==> flow/design.v <==
module alu_top (
    input             clk,
    input      [7:0]  a,
    input      [7:0]  b,
    input      [3:0]  sel,
    output reg [15:0] out
);
    reg  [7:0]  a_q, b_q;
    reg  [3:0]  sel_q;
    wire [15:0] alu_out;
    always @(posedge clk) begin
        a_q   <= a;
        b_q   <= b;
        sel_q <= sel;
        out   <= alu_out;
    end
    alu u_alu (.a(a_q), .b(b_q), .sel(sel_q), .out(alu_out));
endmodule

`timescale 1ns / 1ps
module alu(
    input [7:0] a,b,
    input [3:0] sel,
    output reg [15:0] out
    );
    always@(*)
        begin
            case(sel)
                4'b0000 : out=a+b;
                4'b0001 : out=a+1;
                4'b0010 : out=a-b;
                4'b0011 : out=a*b;
                4'b0100 : out=(b==0) ? 16'd0 : a/b;
                4'b0101 : out=(b==0) ? 16'd0 : a%b;
                4'b0110 : out=a&b;
                4'b0111 : out=a|b;
                4'b1000 : out=~(a&b);
                4'b1001 : out=~(a|b);
                4'b1010 : out=a^b;
                default: out=0;
            endcase        
        end    
endmodule
From RTL to reports: alu_top. Tool output for the design above, in the order of the flow. Line numbers count from 1 in the design file above. Operators carry their Yosys type and port widths (W data, S select, Z words). Cell names lack the library's common part. A cell with n/a has no value.

Top module: alu_top. Clock port: clk. Library: sky130hd. Corner: tt_025C_1v80.

Word-level counts. Counts by Yosys on the flattened word-level netlist (proc, flatten, opt, wreduce; memories kept). Register bits leave out memories and registers merged into their read ports (data or address); mux counts leave out enables and synchronous resets folded into registers. Print and check cells are left out. Cells with the same type and inputs are merged into one.

For bits of input ports the number is 21. The entry for bits in registers reads 36. The entry for cells after elaboration reads 30. Under output and inout bits stands 16.

Multiplexer cells: 3. The figure for reduce/logical cells is 2. The entry for equality and inequality tests reads 10. The figure for bitwise operators is 5. The figure for add/subtract/negate cells is 3. For multiply operators the number is 1. For div/mod/pow operators the number is 2.

Operators by type and width (count): $pmux W16 S11 (1); $div A8 B8 Y16 (1); $mod A8 B8 Y16 (1); $mul A8 B8 Y16 (1); $not A16 Y16 (2); $mux W16 (2); $eq A4 B3 Y1 const B (4); $eq A4 B4 Y1 const B (3); $add A8 B1 Y9 const B (1); $add A8 B8 Y9 (1); $sub A8 B8 Y9 (1); $eq A4 B2 Y1 const B (2); $and A8 B8 Y8 (1); $or A8 B8 Y8 (1); $xor A8 B8 Y8 (1); $logic_not A8 Y1 (1); $eq A4 B1 Y1 const B (1); $logic_not A4 Y1 (1).

Logic depth. Depth = most cells in a row (Yosys ltp): at word level without a register or memory, in the mapped netlist without a sequential cell, where the memories' decode and read muxes count.

The entry for word-level depth reads 3. Under ABC_AREA stands 1. The figure for depth in mapped cells is 209. For mapped depth without buffers the number is 200.

Synthesis result. The flow's flattened synthesis, as Yosys stat reports it; memories are mapped. The netlist is that of the ABC_AREA named above (0 if unset); the other value can give another one.

Mapped cells: 1607. For area of sequential cells the number is 720.7 sq um. Under synthesis area stands 10512.6 sq um. The entry for buffer cells reads 32. Under flip-flops stands 36.

Cell types (count): ha_1 (170); nand2_1 (354); inv_1 (279); fa_1 (39); dfxtp_1 (36); nor2_1 (136); nand3_1 (92); a21oi_1 (70); o21ai_0 (64); xnor2_1 (35); xor2_1 (31); nand3_2 (19); nand2_4 (13); a21o_1 (17); nand2_2 (20); nand4_1 (19); o21ai_1 (22); nand3_4 (6).

Other cell types: 44; their cells: 185.

Path before layout. Source: OpenSTA report_checks on the synthesized netlist (no wires, ideal clock, input and output delay 20% of the period each), path of least setup slack; recovery checks are left aside. Register names are those of the netlist, which keeps one name where synthesis merged equal registers.

Path type: reg-to-reg. From: register b_q[2]. To: register out[11]. The entry for data arrival time reads 24.830 ns. Stages on the path: 202. The figure for path delay is 24.899 ns. The figure for required time is 31.931 ns. The entry for path slack reads 7.101 ns. The entry for period reads 32.0 ns. The entry for synthesis period reached reads 24.899 ns.

"path delay" is the arrival time less input delay plus setup time. "stages on the path" counts driving pins, that of a launching flip-flop among them; a cell with two outputs on the path counts twice. "synthesis period reached" = period - worst setup slack (recovery checks aside). The figure is calculated, with input and output delays left at 20% of the set period. The rows between start and end are the longest chain of elaborated cells between them; the timing report does not say that the signal goes this way. Where chains are equally long, one stands for them. Each line given opens the expression or statement behind the cell; cells for indexed reads and writes are added by Yosys, which also makes memories of some case tables.

Cells stage by stage: dfxtp_1 > buf_2 > inv_2 > nand3_1 > nor2_4 > nand2_1 > nand2_2 > nand2_1 > inv_1 > ha_1 > o21a_1 > o21ai_2 > nor2_1 > ha_1 > nand2_1 > nand2_1 > nand2_1 > nand2_1 > (+166 left out) > nor2_4 > nand2_4 > buf_6 > o21ai_0 > inv_1 > ha_1 > a21oi_1 > nand2_1 > a21oi_1 > o21ai_0 > a21oi_1 > o21bai_1 > a21oi_1 > nand2_1 > nor2_1 > xnor2_1 > nand3_1 > o21ai_1. For cells in the longest elaborated chain the number is 3. Under elaborated cells between the ends (all ways) stands 8.

Ends and longest elaborated chain, post-synthesis: start, declared (RTL line 8) `reg  [7:0]  a_q, b_q;`; start, assigned (RTL line 13) `b_q   <= b;`; $mod A8 B8 Y16 (RTL line 34) `4'b0101 : out=(b==0) ? 16'd0 : a%b;`; $mux W16 (RTL line 34); $pmux W16 S11 (RTL line 28) `case(sel)`; end, assigned (RTL line 15) `out   <= alu_out;`; end, declared (RTL line 6) `output reg [15:0] out`.

Timing after layout. Path of least setup slack in the final report of flow run A (OpenROAD, finished layout, wires in). Where an end is a register, its clock arrival counts in the times.

Path type: reg-to-reg. From: register b_q[7]. To: register out[11]. The figure for required time is 19.52 ns. The entry for period reads 19.3 ns. The entry for path slack reads -2.97 ns. The entry for data arrival time reads 22.50 ns. Stages on the path: 190.

The rows between start and end are the longest chain of elaborated cells between them; the timing report does not say that the signal goes this way. Where chains are equally long, one stands for them.

Cells stage by stage: dfxtp_4 > nor2_8 > nand2_4 > nor2_4 > nand2_2 > nand2_2 > nand2_2 > inv_2 > ha_4 > o21a_1 > o21ai_2 > nor2_1 > ha_1 > nand2_1 > nand2_2 > nand2_2 > nand2_2 > nand2_4 > (+154 left out) > buf_6 > nor2_4 > nand2_4 > o21ai_2 > inv_2 > ha_4 > a21oi_2 > nand2_2 > a21oi_2 > o21ai_2 > a21oi_1 > o21bai_1 > a21oi_1 > nand2_2 > nor2_4 > xnor2_2 > nand3_1 > o21ai_2. For cells in the longest elaborated chain the number is 3. Under elaborated cells between the ends (all ways) stands 8.

Ends and longest elaborated chain, post-layout: start, declared (RTL line 8) `reg  [7:0]  a_q, b_q;`; start, assigned (RTL line 13) `b_q   <= b;`; $mod A8 B8 Y16 (RTL line 34) `4'b0101 : out=(b==0) ? 16'd0 : a%b;`; $mux W16 (RTL line 34); $pmux W16 S11 (RTL line 28) `case(sel)`; end, assigned (RTL line 15) `out   <= alu_out;`; end, declared (RTL line 6) `output reg [15:0] out`.

==> runs of alu_top <==
Top module alu_top; platform sky130hd; tools Yosys and OpenROAD; 4 stored runs in no particular order. Input and output delays are each 20% of the period that was set; the output load is 0.01 pF. "achieved clock period" is the run's clock period less its worst setup slack. It is reckoned from that one timing run; input and output delays stay at 20% of the period that was set. "worst path time": the worst setup path's part of the clock period (all of it between registers, 20% less for each end at a port) less its slack. A launch clock that arrives late makes it longer, a capture clock that arrives late makes it shorter.

Flow run A has these settings: ABC_AREA 1; CAP_MARGIN 0; CELL_PAD_IN_SITES_GLOBAL_PLACEMENT 0; CORE_ASPECT_RATIO 0.86; CORE_UTILIZATION 26; CTS_CLUSTER_DIAMETER 335; GPL_ROUTABILITY_DRIVEN 0; PLACE_DENSITY_LB_ADDON 0.1; SLEW_MARGIN 40; TNS_END_PERCENT 60; period_ns 19.3; CORE_MARGIN 2. For the synthesis area the run shows 10512.6 sq um. The die footprint is 42062.6 sq um. The standard-cell area after layout stands at 16990.0 sq um. The utilization of the finished layout reads 42.5%. The setup slack of the critical path reads -2.973 ns. The post-route setup TNS stands at -46.519 ns. The measured post-route worst hold slack is 0.775 ns. The achieved clock period is 22.273 ns. For the worst path time the run shows 22.27 ns. Worst setup path type: reg-to-reg.

Flow run B has these settings: ABC_AREA 1; CAP_MARGIN 40; CORE_UTILIZATION 70; PLACE_DENSITY 0.51; period_ns 44.9; CORE_MARGIN 2; SLEW_MARGIN 20. For the synthesis area the run shows 10512.6 sq um. The die footprint is 16013.6 sq um. The standard-cell area after layout stands at 11159.5 sq um. The utilization of the finished layout reads 76.5%. The setup slack of the critical path reads 16.140 ns. The post-route setup TNS stands at 0.000 ns. The measured post-route worst hold slack is 0.749 ns. The achieved clock period is 28.760 ns. For the worst path time the run shows 28.76 ns. Worst setup path type: reg-to-reg.

Flow run C has these settings: CORE_UTILIZATION 47; CTS_CLUSTER_SIZE 100; GPL_ROUTABILITY_DRIVEN 0; MAX_ROUTING_LAYER met5; PLACE_DENSITY_LB_ADDON 0.16; TNS_END_PERCENT 35; period_ns 29.6; CAP_MARGIN 20; CORE_MARGIN 2; SLEW_MARGIN 20. For the synthesis area the run shows 10532.6 sq um. The die footprint is 23623.7 sq um. The standard-cell area after layout stands at 12321.8 sq um. The utilization of the finished layout reads 56.3%. The setup slack of the critical path reads 1.734 ns. The post-route setup TNS stands at 0.000 ns. The measured post-route worst hold slack is 0.741 ns. The achieved clock period is 27.866 ns. For the worst path time the run shows 27.87 ns. Worst setup path type: reg-to-reg.

Flow run D has these settings: ABC_AREA 0; CAP_MARGIN 0; CELL_PAD_IN_SITES_GLOBAL_PLACEMENT 0; CORE_UTILIZATION 22; GPL_ROUTABILITY_DRIVEN 0; PLACE_DENSITY 0.73; SETUP_SLACK_MARGIN 5.0; SLEW_MARGIN 20; period_ns 31.1; CORE_MARGIN 2. For the synthesis area the run shows 10532.6 sq um. The die footprint is 49642.1 sq um. The standard-cell area after layout stands at 15128.3 sq um. The utilization of the finished layout reads 31.8%. The setup slack of the critical path reads 3.416 ns. The post-route setup TNS stands at 0.000 ns. The measured post-route worst hold slack is 0.878 ns. The achieved clock period is 27.684 ns. For the worst path time the run shows 27.68 ns. Worst setup path type: reg-to-reg.
